==> flow/design.v <==
module sdram_controller (
    wr_addr,
    wr_data,
    wr_enable,
    rd_addr,
    rd_data,
    rd_ready,
    rd_enable,
    busy, rst_n, clk,
    addr, bank_addr, data_in, data_out, data_oe, clock_enable, cs_n, ras_n, cas_n, we_n,
    data_mask_low, data_mask_high
);
parameter ROW_WIDTH = 13;
parameter COL_WIDTH = 9;
parameter BANK_WIDTH = 2;
parameter SDRADDR_WIDTH = ROW_WIDTH > COL_WIDTH ? ROW_WIDTH : COL_WIDTH;
parameter HADDR_WIDTH = BANK_WIDTH + ROW_WIDTH + COL_WIDTH;
parameter CLK_FREQUENCY = 133;   
parameter REFRESH_TIME =  32;    
parameter REFRESH_COUNT = 8192;  
localparam CYCLES_BETWEEN_REFRESH = ( CLK_FREQUENCY
                                      * 1_000
                                      * REFRESH_TIME
                                    ) / REFRESH_COUNT;
localparam IDLE      = 5'b00000;
localparam INIT_NOP1 = 5'b01000,
           INIT_PRE1 = 5'b01001,
           INIT_NOP1_1=5'b00101,
           INIT_REF1 = 5'b01010,
           INIT_NOP2 = 5'b01011,
           INIT_REF2 = 5'b01100,
           INIT_NOP3 = 5'b01101,
           INIT_LOAD = 5'b01110,
           INIT_NOP4 = 5'b01111;
localparam REF_PRE  =  5'b00001,
           REF_NOP1 =  5'b00010,
           REF_REF  =  5'b00011,
           REF_NOP2 =  5'b00100;
localparam READ_ACT  = 5'b10000,
           READ_NOP1 = 5'b10001,
           READ_CAS  = 5'b10010,
           READ_NOP2 = 5'b10011,
           READ_READ = 5'b10100;
localparam WRIT_ACT  = 5'b11000,
           WRIT_NOP1 = 5'b11001,
           WRIT_CAS  = 5'b11010,
           WRIT_NOP2 = 5'b11011;
localparam CMD_PALL = 8'b10010001,
           CMD_REF  = 8'b10001000,
           CMD_NOP  = 8'b10111000,
           CMD_MRS  = 8'b10000000,
           CMD_BACT = 8'b10011000,
           CMD_READ = 8'b10101001,
           CMD_WRIT = 8'b10100001;
input  [HADDR_WIDTH-1:0]   wr_addr;
input  [15:0]              wr_data;
input                      wr_enable;
input  [HADDR_WIDTH-1:0]   rd_addr;
output [15:0]              rd_data;
input                      rd_enable;
output                     rd_ready;
output                     busy;
input                      rst_n;
input                      clk;
output [SDRADDR_WIDTH-1:0] addr;
output [BANK_WIDTH-1:0]    bank_addr;
input  [15:0]              data_in;
output [15:0]              data_out;
output                     data_oe;
output                     clock_enable;
output                     cs_n;
output                     ras_n;
output                     cas_n;
output                     we_n;
output                     data_mask_low;
output                     data_mask_high;
reg  [HADDR_WIDTH-1:0]   haddr_r;
reg  [15:0]              wr_data_r;
reg  [15:0]              rd_data_r;
reg                      busy;
reg                      data_mask_low_r;
reg                      data_mask_high_r;
reg [SDRADDR_WIDTH-1:0]  addr_r;
reg [BANK_WIDTH-1:0]     bank_addr_r;
reg                      rd_ready_r;
wire                     data_mask_low, data_mask_high;
assign data_mask_high = data_mask_high_r;
assign data_mask_low  = data_mask_low_r;
assign rd_data        = rd_data_r;
reg [3:0] state_cnt;
reg [9:0] refresh_cnt;
reg [7:0] command;
reg [4:0] state;
reg [7:0] command_nxt;
reg [3:0] state_cnt_nxt;
reg [4:0] next;
assign {clock_enable, cs_n, ras_n, cas_n, we_n} = command[7:3];
assign bank_addr      = (state[4]) ? bank_addr_r : command[2:1];
assign addr           = (state[4] | state == INIT_LOAD) ? addr_r : { {SDRADDR_WIDTH-11{1'b0}}, command[0], 10'd0 };
assign data_out = wr_data_r;
assign data_oe  = (state == WRIT_CAS);
assign rd_ready = rd_ready_r;
always @ (posedge clk)
  if (~rst_n)
    begin
    state <= INIT_NOP1;
    command <= CMD_NOP;
    state_cnt <= 4'hf;
    haddr_r <= {HADDR_WIDTH{1'b0}};
    wr_data_r <= 16'b0;
    rd_data_r <= 16'b0;
    busy <= 1'b0;
    end
  else
    begin
    state <= next;
    command <= command_nxt;
    if (!state_cnt)
      state_cnt <= state_cnt_nxt;
    else
      state_cnt <= state_cnt - 1'b1;
    if (wr_enable)
      wr_data_r <= wr_data;
    if (state == READ_READ)
      begin
      rd_data_r <= data_in;
      rd_ready_r <= 1'b1;
      end
    else
      rd_ready_r <= 1'b0;
    busy <= state[4];
    if (rd_enable)
      haddr_r <= rd_addr;
    else if (wr_enable)
      haddr_r <= wr_addr;
    end
always @ (posedge clk)
 if (~rst_n)
   refresh_cnt <= 10'b0;
 else
   if (state == REF_NOP2)
     refresh_cnt <= 10'b0;
   else
     refresh_cnt <= refresh_cnt + 1'b1;
always @*
begin
    if (state[4])
      {data_mask_low_r, data_mask_high_r} = 2'b00;
    else
      {data_mask_low_r, data_mask_high_r} = 2'b11;
   bank_addr_r = 2'b00;
   addr_r = {SDRADDR_WIDTH{1'b0}};
   if (state == READ_ACT | state == WRIT_ACT)
     begin
     bank_addr_r = haddr_r[HADDR_WIDTH-1:HADDR_WIDTH-(BANK_WIDTH)];
     addr_r = haddr_r[HADDR_WIDTH-(BANK_WIDTH+1):HADDR_WIDTH-(BANK_WIDTH+ROW_WIDTH)];
     end
   else if (state == READ_CAS | state == WRIT_CAS)
     begin
     bank_addr_r = haddr_r[HADDR_WIDTH-1:HADDR_WIDTH-(BANK_WIDTH)];
     addr_r = {
               {SDRADDR_WIDTH-(11){1'b0}},
               1'b1,                        
               {10-COL_WIDTH{1'b0}},
               haddr_r[COL_WIDTH-1:0]
              };
     end
   else if (state == INIT_LOAD)
     begin
     addr_r = {{SDRADDR_WIDTH-10{1'b0}}, 10'b1000110000};
     end
end
always @*
begin
   state_cnt_nxt = 4'd0;
   command_nxt = CMD_NOP;
   if (state == IDLE)
        if (refresh_cnt >= CYCLES_BETWEEN_REFRESH)
          begin
          next = REF_PRE;
          command_nxt = CMD_PALL;
          end
        else if (rd_enable)
          begin
          next = READ_ACT;
          command_nxt = CMD_BACT;
          end
        else if (wr_enable)
          begin
          next = WRIT_ACT;
          command_nxt = CMD_BACT;
          end
        else
          begin
          next = IDLE;
          end
    else
      if (!state_cnt)
        case (state)
          INIT_NOP1:
            begin
            next = INIT_PRE1;
            command_nxt = CMD_PALL;
            end
          INIT_PRE1:
            begin
            next = INIT_NOP1_1;
            end
          INIT_NOP1_1:
            begin
            next = INIT_REF1;
            command_nxt = CMD_REF;
            end
          INIT_REF1:
            begin
            next = INIT_NOP2;
            state_cnt_nxt = 4'd7;
            end
          INIT_NOP2:
            begin
            next = INIT_REF2;
            command_nxt = CMD_REF;
            end
          INIT_REF2:
            begin
            next = INIT_NOP3;
            state_cnt_nxt = 4'd7;
            end
          INIT_NOP3:
            begin
            next = INIT_LOAD;
            command_nxt = CMD_MRS;
            end
          INIT_LOAD:
            begin
            next = INIT_NOP4;
            state_cnt_nxt = 4'd1;
            end
          REF_PRE:
            begin
            next = REF_NOP1;
            end
          REF_NOP1:
            begin
            next = REF_REF;
            command_nxt = CMD_REF;
            end
          REF_REF:
            begin
            next = REF_NOP2;
            state_cnt_nxt = 4'd7;
            end
          WRIT_ACT:
            begin
            next = WRIT_NOP1;
            state_cnt_nxt = 4'd1;
            end
          WRIT_NOP1:
            begin
            next = WRIT_CAS;
            command_nxt = CMD_WRIT;
            end
          WRIT_CAS:
            begin
            next = WRIT_NOP2;
            state_cnt_nxt = 4'd1;
            end
          READ_ACT:
            begin
            next = READ_NOP1;
            state_cnt_nxt = 4'd1;
            end
          READ_NOP1:
            begin
            next = READ_CAS;
            command_nxt = CMD_READ;
            end
          READ_CAS:
            begin
            next = READ_NOP2;
            state_cnt_nxt = 4'd1;
            end
          READ_NOP2:
            begin
            next = READ_READ;
            end
          default:
            begin
            next = IDLE;
            end
          endcase
      else
        begin
        next = state;
        command_nxt = command;
        end
end
endmodule
Lab notebook: sdram_controller

### Tool chain data of sdram_controller

Each step is given for the RTL above and for the edited RTL.
"before" refers to lines of the RTL above, "after" to lines of the edited file.
"difference": "after" minus "before" as printed here. "relative change": 100 x difference / "before".
Cell names lack the library's common part.
Not given: --

* design top: sdram_controller
* clock input: clk
* cell library: sky130hd
* timing corner: tt_025C_1v80

### The edit

Unified diff, file above to edited file.
The edit is scripted, without regard to the design's behaviour, which it may alter; it was not made to optimise anything.

```diff
@@ -13,5 +13,5 @@
 parameter ROW_WIDTH = 13;
 parameter COL_WIDTH = 9;
-parameter BANK_WIDTH = 2;
+parameter BANK_WIDTH = 4;
 parameter SDRADDR_WIDTH = ROW_WIDTH > COL_WIDTH ? ROW_WIDTH : COL_WIDTH;
 parameter HADDR_WIDTH = BANK_WIDTH + ROW_WIDTH + COL_WIDTH;
```

### After elaboration

Counts by Yosys on the flattened word-level netlist (proc, flatten, opt, wreduce; memories kept). Print and check cells are left out. Cells with the same type and inputs are merged into one.
Yosys's memory passes give these memory sizes; they may raise the number of words (mostly to a power of two), join words into wider ones and drop unused or constant bits.

Word-level totals
* register bits after elaboration: before 85, after 87, difference +2, relative change +2.35%
* bits in latches: before 0, after 0, difference 0
* bits in writable memories: before 0, after 0, difference 0
* bits in read-only memories: before 384, after 384, difference 0, relative change 0.00%
* clocked read ports x word width: before 12, after 12, difference 0, relative change 0.00%
* memories kept: before 1, after 1, difference 0, relative change 0.00%
* bits of input ports: before 84, after 88, difference +4, relative change +4.76%
* output and inout bits: before 57, after 59, difference +2, relative change +3.51%
* word-level cells: before 54, after 54, difference 0, relative change 0.00%

Memories
* words x width with read and write ports: before 32 x 12 bit 1R0W, after 32 x 12 bit 1R0W

Cells by class
* add/sub/neg operators: before 2, after 2, difference 0, relative change 0.00%
* multipliers: before 0, after 0, difference 0
* divide/modulo/power cells: before 0, after 0, difference 0
* $lt $le $gt $ge: before 1, after 1, difference 0, relative change 0.00%
* equal/unequal tests: before 7, after 7, difference 0, relative change 0.00%
* shift operators: before 0, after 0, difference 0
* muxes and demuxes: before 25, after 25, difference 0, relative change 0.00%
* bitwise operators: before 4, after 4, difference 0, relative change 0.00%
* reductions and logical operators: before 5, after 5, difference 0, relative change 0.00%

Operator list
* 2-bit 2-to-1 mux: before 4, after 1, difference -3, relative change -75.00%
* 4-bit 2-to-1 mux: before 2, after 5, difference +3, relative change +150.00%
* 24-bit 2-to-1 mux: before 2, after 0, difference -2, relative change -100.00%
* 26-bit 2-to-1 mux: before 0, after 2, difference +2
* 5-bit 2-to-1 mux: before 7, after 7, difference 0, relative change 0.00%
* 5-bit equality test (second input constant): before 5, after 5, difference 0, relative change 0.00%
* 6-bit 2-to-1 mux: before 3, after 3, difference 0, relative change 0.00%
* 1-bit OR: before 3, after 3, difference 0, relative change 0.00%
* 13-bit 2-to-1 mux: before 2, after 2, difference 0, relative change 0.00%
* 8-bit 2-to-1 mux: before 2, after 2, difference 0, relative change 0.00%
* 2-bit nonzero test: before 2, after 2, difference 0, relative change 0.00%
* 10-bit by 1-bit adder with 10-bit output (second input constant): before 1, after 1, difference 0, relative change 0.00%
* 5-bit by 3-bit equality test with 1-bit output (second input constant): before 1, after 1, difference 0, relative change 0.00%
* 5-bit by 4-bit equality test with 1-bit output (second input constant): before 1, after 1, difference 0, relative change 0.00%
* 10-bit >= comparator (second input constant): before 1, after 1, difference 0, relative change 0.00%
* 4-bit zero test: before 1, after 1, difference 0, relative change 0.00%
* 5-bit zero test: before 1, after 1, difference 0, relative change 0.00%
* 1-bit 2-to-1 mux: before 1, after 1, difference 0, relative change 0.00%
* 10-bit 2-to-1 mux: before 1, after 1, difference 0, relative change 0.00%
* 11-bit 2-to-1 mux: before 1, after 1, difference 0, relative change 0.00%
* 1-bit inverter: before 1, after 1, difference 0, relative change 0.00%
* 2-bit OR reduction: before 1, after 1, difference 0, relative change 0.00%
* 4-bit by 1-bit subtractor with 4-bit output (second input constant): before 1, after 1, difference 0, relative change 0.00%

### Depth

Yosys ltp: most cells in a row. Word level: on the elaborated netlist, between registers, memories and ports. Mapped: between sequential cells and ports; inverters and the memories' decode and read muxes count.

Logic depth
* depth after elaboration: before 6, after 6, difference 0, relative change 0.00%
* ABC_AREA: before 0, after 0
* depth in mapped cells: before 11, after 12, difference +1, relative change +9.09%
* gate-level depth less buffers: before 10, after 11, difference +1, relative change +10.00%

### Mapped cells and area

Yosys stat after the flow's synthesis: flattened, memories mapped to cells. It holds for the ABC_AREA given above (unset counts as 0); a run with the other value may have another netlist.

Cell types
* nor2_1: before 94, after 27, difference -67, relative change -71.28%
* a21oi_1: before 48, after 12, difference -36, relative change -75.00%
* nand2_1: before 53, after 83, difference +30, relative change +56.60%
* and2_1: before 4, after 28, difference +24, relative change +600.00%
* o21ai_0: before 6, after 28, difference +22, relative change +366.67%
* a21boi_0: before 0, after 18, difference +18
* nor2b_1: before 2, after 17, difference +15, relative change +750.00%
* nand3_1: before 15, after 7, difference -8, relative change -53.33%
* and3_1: before 12, after 6, difference -6, relative change -50.00%
* o211ai_1: before 1, after 5, difference +4, relative change +400.00%
* clkbuf_1: before 18, after 21, difference +3, relative change +16.67%
* inv_1: before 10, after 7, difference -3, relative change -30.00%
* nor3_1: before 5, after 2, difference -3, relative change -60.00%
* a311o_1: before 4, after 1, difference -3, relative change -75.00%
* o22ai_1: before 1, after 4, difference +3, relative change +300.00%
* o21ai_1: before 0, after 3, difference +3
* dfxtp_1: before 91, after 93, difference +2, relative change +2.20%
* a211o_1: before 2, after 0, difference -2, relative change -100.00%

The list need not be complete.

Synthesis totals
* cells in the netlist: before 494, after 498, difference +4, relative change +0.81%
* cell area after synthesis (um^2): before 4209.0, after 4430.5, difference +221.5, relative change +5.26%
* sequential area (um^2): before 1851.8, after 1891.8, difference +40.0, relative change +2.16%
* mapped flip-flops: before 92, after 94, difference +2, relative change +2.17%
* buffer cells: before 32, after 34, difference +2, relative change +6.25%

### Worst setup path after synthesis

Source: OpenSTA report_checks on the synthesized netlist (no wires, ideal clock, input and output delay 20% of the period each), path of least setup slack; recovery checks are left aside. Register names are those of the netlist, which keeps one name where synthesis merged equal registers.

Timing path after synthesis
* path kind: before input to register, after input to register
* start: before in rst_n, after in rst_n
* end: before reg (no name shown), after reg (no name shown)
* period (ps): before 7500, after 7500, difference 0, relative change 0.00%
* input delay (ps): before 1500, after 1500, difference 0, relative change 0.00%
* library setup time (ps): before 116, after 125, difference +9
* time at the first pin (ps): before 1500, after 1500, difference 0, relative change 0.00%
* data arrival time (ps): before 3280, after 3308, difference +28, relative change +0.85%
* required time (ps): before 7384, after 7375, difference -9, relative change -0.12%
* setup slack (ps): before 4104, after 4067, difference -37
* path delay (ps): before 1896, after 1933, difference +37, relative change +1.95%
* stages: before 8, after 9, difference +1, relative change +12.50%
* buffers on the path: before 1, after 2, difference +1, relative change +100.00%
* period reached after synthesis (ps): before 3396, after 3433, difference +37, relative change +1.09%

"path delay" is the arrival time less input delay plus setup time.
"stages": output pins that drive a net of the path, with the launching flip-flop's if there is one; two outputs of one cell count as two.
"period reached after synthesis" is the clock period less the worst setup slack; recovery checks do not enter. This is arithmetic on one report: input and output delays are still those of the set period (20% each).

Between the ends, after synthesis, before:
* cell sequence: clkbuf_1 -> inv_2 -> nor3_1 -> inv_1 -> ha_1 -> nor2b_1 -> or3_1 -> and3_1

Ends and longest elaborated chain, after synthesis, before
* start: declaration: line 63 `input                      rst_n;`

before: Chain of elaborated cells between the ends: none given.

Between the ends, after synthesis, after:
* cell sequence: clkbuf_1 -> clkbuf_1 -> nand2_1 -> a21oi_1 -> inv_1 -> ha_1 -> or3_1 -> a32oi_1 -> o31ai_1

Ends and longest elaborated chain, after synthesis, after
* start: declaration: line 63 `input                      rst_n;`

after: Chain of elaborated cells between the ends: none given.

### Path in the finished layout

From the final timing report of each run of pair 1: the path of least setup slack in the routed layout; clock arrival at registers is part of the times.
The report prints the path's times to 10 ps; the period is as set.

Timing path after layout
* path kind: before register to output, after register to output
* start: before reg state[4], after reg state[2]
* end: before out addr[4], after out addr[9]
* period (ps): before 4090, after 4090, difference 0, relative change 0.00%
* output delay (ps): before 820, after 820, difference 0, relative change 0.00%
* time at the first pin (ps): before 350, after 350, difference 0, relative change 0.00%
* data arrival time (ps): before 2450, after 2490, difference +40, relative change +1.63%
* required time (ps): before 3270, after 3270, difference 0, relative change 0.00%
* setup slack (ps): before 820, after 780, difference -40
* stages: before 6, after 5, difference -1, relative change -16.67%
* buffers on the path: before 1, after 1, difference 0, relative change 0.00%

The rows between start and end are the longest chain of elaborated cells between them; the timing report does not say that the signal goes this way. Where chains are equally long, one stands for them.
Each line given opens the expression or statement behind the cell; cells for indexed reads and writes are added by Yosys, which also makes memories of some case tables.

Between the ends, after layout, before:
* cell sequence: dfxtp_1 -> inv_1 -> nor3_1 -> nor2_1 -> a21oi_1 -> clkdlybuf4s50_1
* length of the longest elaborated chain: 5
* elaborated cells between the ends (all ways): 12
* those cells by class: 5 x eq/ne; 4 x mux; 3 x logic

Ends and longest elaborated chain, after layout, before
* start: declaration: line 93 `reg [4:0] state;`
* start: assignment: line 106 `state <= INIT_NOP1;`
* start: assignment: line 116 `state <= next;`
* 5-bit by 4-bit equality test with 1-bit output: line 168 `else if (state == INIT_LOAD)`
* 10-bit 2-to-1 mux: line 168
* 11-bit 2-to-1 mux: line 158 `else if (state == READ_CAS | state == WRIT_CAS)`
* 13-bit 2-to-1 mux: line 153 `if (state == READ_ACT | state == WRIT_ACT)`
* 13-bit 2-to-1 mux: line 99 `assign addr           = (state[4] | state == INIT_LOAD) ? addr_r : { {SDRADDR_WIDTH-11{1'b0}}, command[0], 10' ...`
* end: declaration: line 65 `output [SDRADDR_WIDTH-1:0] addr;`

Between the ends, after layout, after:
* cell sequence: dfxtp_1 -> nor2_1 -> nand2_1 -> o32ai_1 -> clkdlybuf4s50_1
* length of the longest elaborated chain: 5
* elaborated cells between the ends (all ways): 12
* those cells by class: 5 x eq/ne; 4 x mux; 3 x logic

Ends and longest elaborated chain, after layout, after
* start: declaration: line 93 `reg [4:0] state;`
* start: assignment: line 106 `state <= INIT_NOP1;`
* start: assignment: line 116 `state <= next;`
* 5-bit by 4-bit equality test with 1-bit output: line 168 `else if (state == INIT_LOAD)`
* 10-bit 2-to-1 mux: line 168
* 11-bit 2-to-1 mux: line 158 `else if (state == READ_CAS | state == WRIT_CAS)`
* 13-bit 2-to-1 mux: line 153 `if (state == READ_ACT | state == WRIT_ACT)`
* 13-bit 2-to-1 mux: line 99 `assign addr           = (state[4] | state == INIT_LOAD) ? addr_r : { {SDRADDR_WIDTH-11{1'b0}}, command[0], 10' ...`
* end: declaration: line 65 `output [SDRADDR_WIDTH-1:0] addr;`

### Flow runs

Both versions went through the flow (Yosys, OpenROAD) with the same settings in each pair. Constraints: input delay and output delay 20% of the set period each, output load 0.01 pF.

Flow settings, pair 1:
* CORE_UTILIZATION: 40
* PLACE_DENSITY: 0.6
* period_ns: 4.09
* CAP_MARGIN: 20
* CORE_MARGIN: 2
* SLEW_MARGIN: 20

Measured results, pair 1
* cell area after synthesis (um^2): before 4209.0, after 4430.5, difference +221.5, relative change +5.26%
* overall die area (um^2): before 11359.3, after 11934.5, difference +575.2, relative change +5.06%
* standard-cell area of the final layout (um^2): before 5883.1, after 6135.9, difference +252.8, relative change +4.30%
* utilization: before 0.572, after 0.566, difference -0.006
* setup slack of the worst path (ps): before 818, after 785, difference -33
* setup total negative slack (ps): before 0, after 0, difference 0
* final worst hold slack (ps): before 453, after 455, difference +2
* overall power (mW): before 1.832, after 1.796, difference -0.036, relative change -1.97%
* period reached (ps): before 3272, after 3305, difference +33, relative change +1.01%

Flow settings, pair 2:
* CORE_MARGIN: 6
* CORE_UTILIZATION: 53
* GPL_ROUTABILITY_DRIVEN: 1
* TNS_END_PERCENT: 70
* period_ns: 2.68
* CAP_MARGIN: 20
* SLEW_MARGIN: 20

Measured results, pair 2
* cell area after synthesis (um^2): before 4209.0, after 4430.5, difference +221.5, relative change +5.26%
* overall die area (um^2): before 10224.2, after 10697.8, difference +473.6, relative change +4.63%
* standard-cell area of the final layout (um^2): before 5944.4, after 6231.0, difference +286.6, relative change +4.82%
* utilization: before 0.798, after 0.79, difference -0.008
* setup slack of the worst path (ps): before 133, after 85, difference -48
* setup total negative slack (ps): before 0, after 0, difference 0
* final worst hold slack (ps): before 458, after 452, difference -6
* overall power (mW): before 2.698, after 2.891, difference +0.193, relative change +7.15%
* period reached (ps): before 2547, after 2595, difference +48, relative change +1.88%

By "period reached" is meant the clock period of the run minus its worst setup slack. This is arithmetic on one report: input and output delays are still those of the set period (20% each).
"overall power" rests on the timing tool's default activity at the inputs, not on a simulated workload.
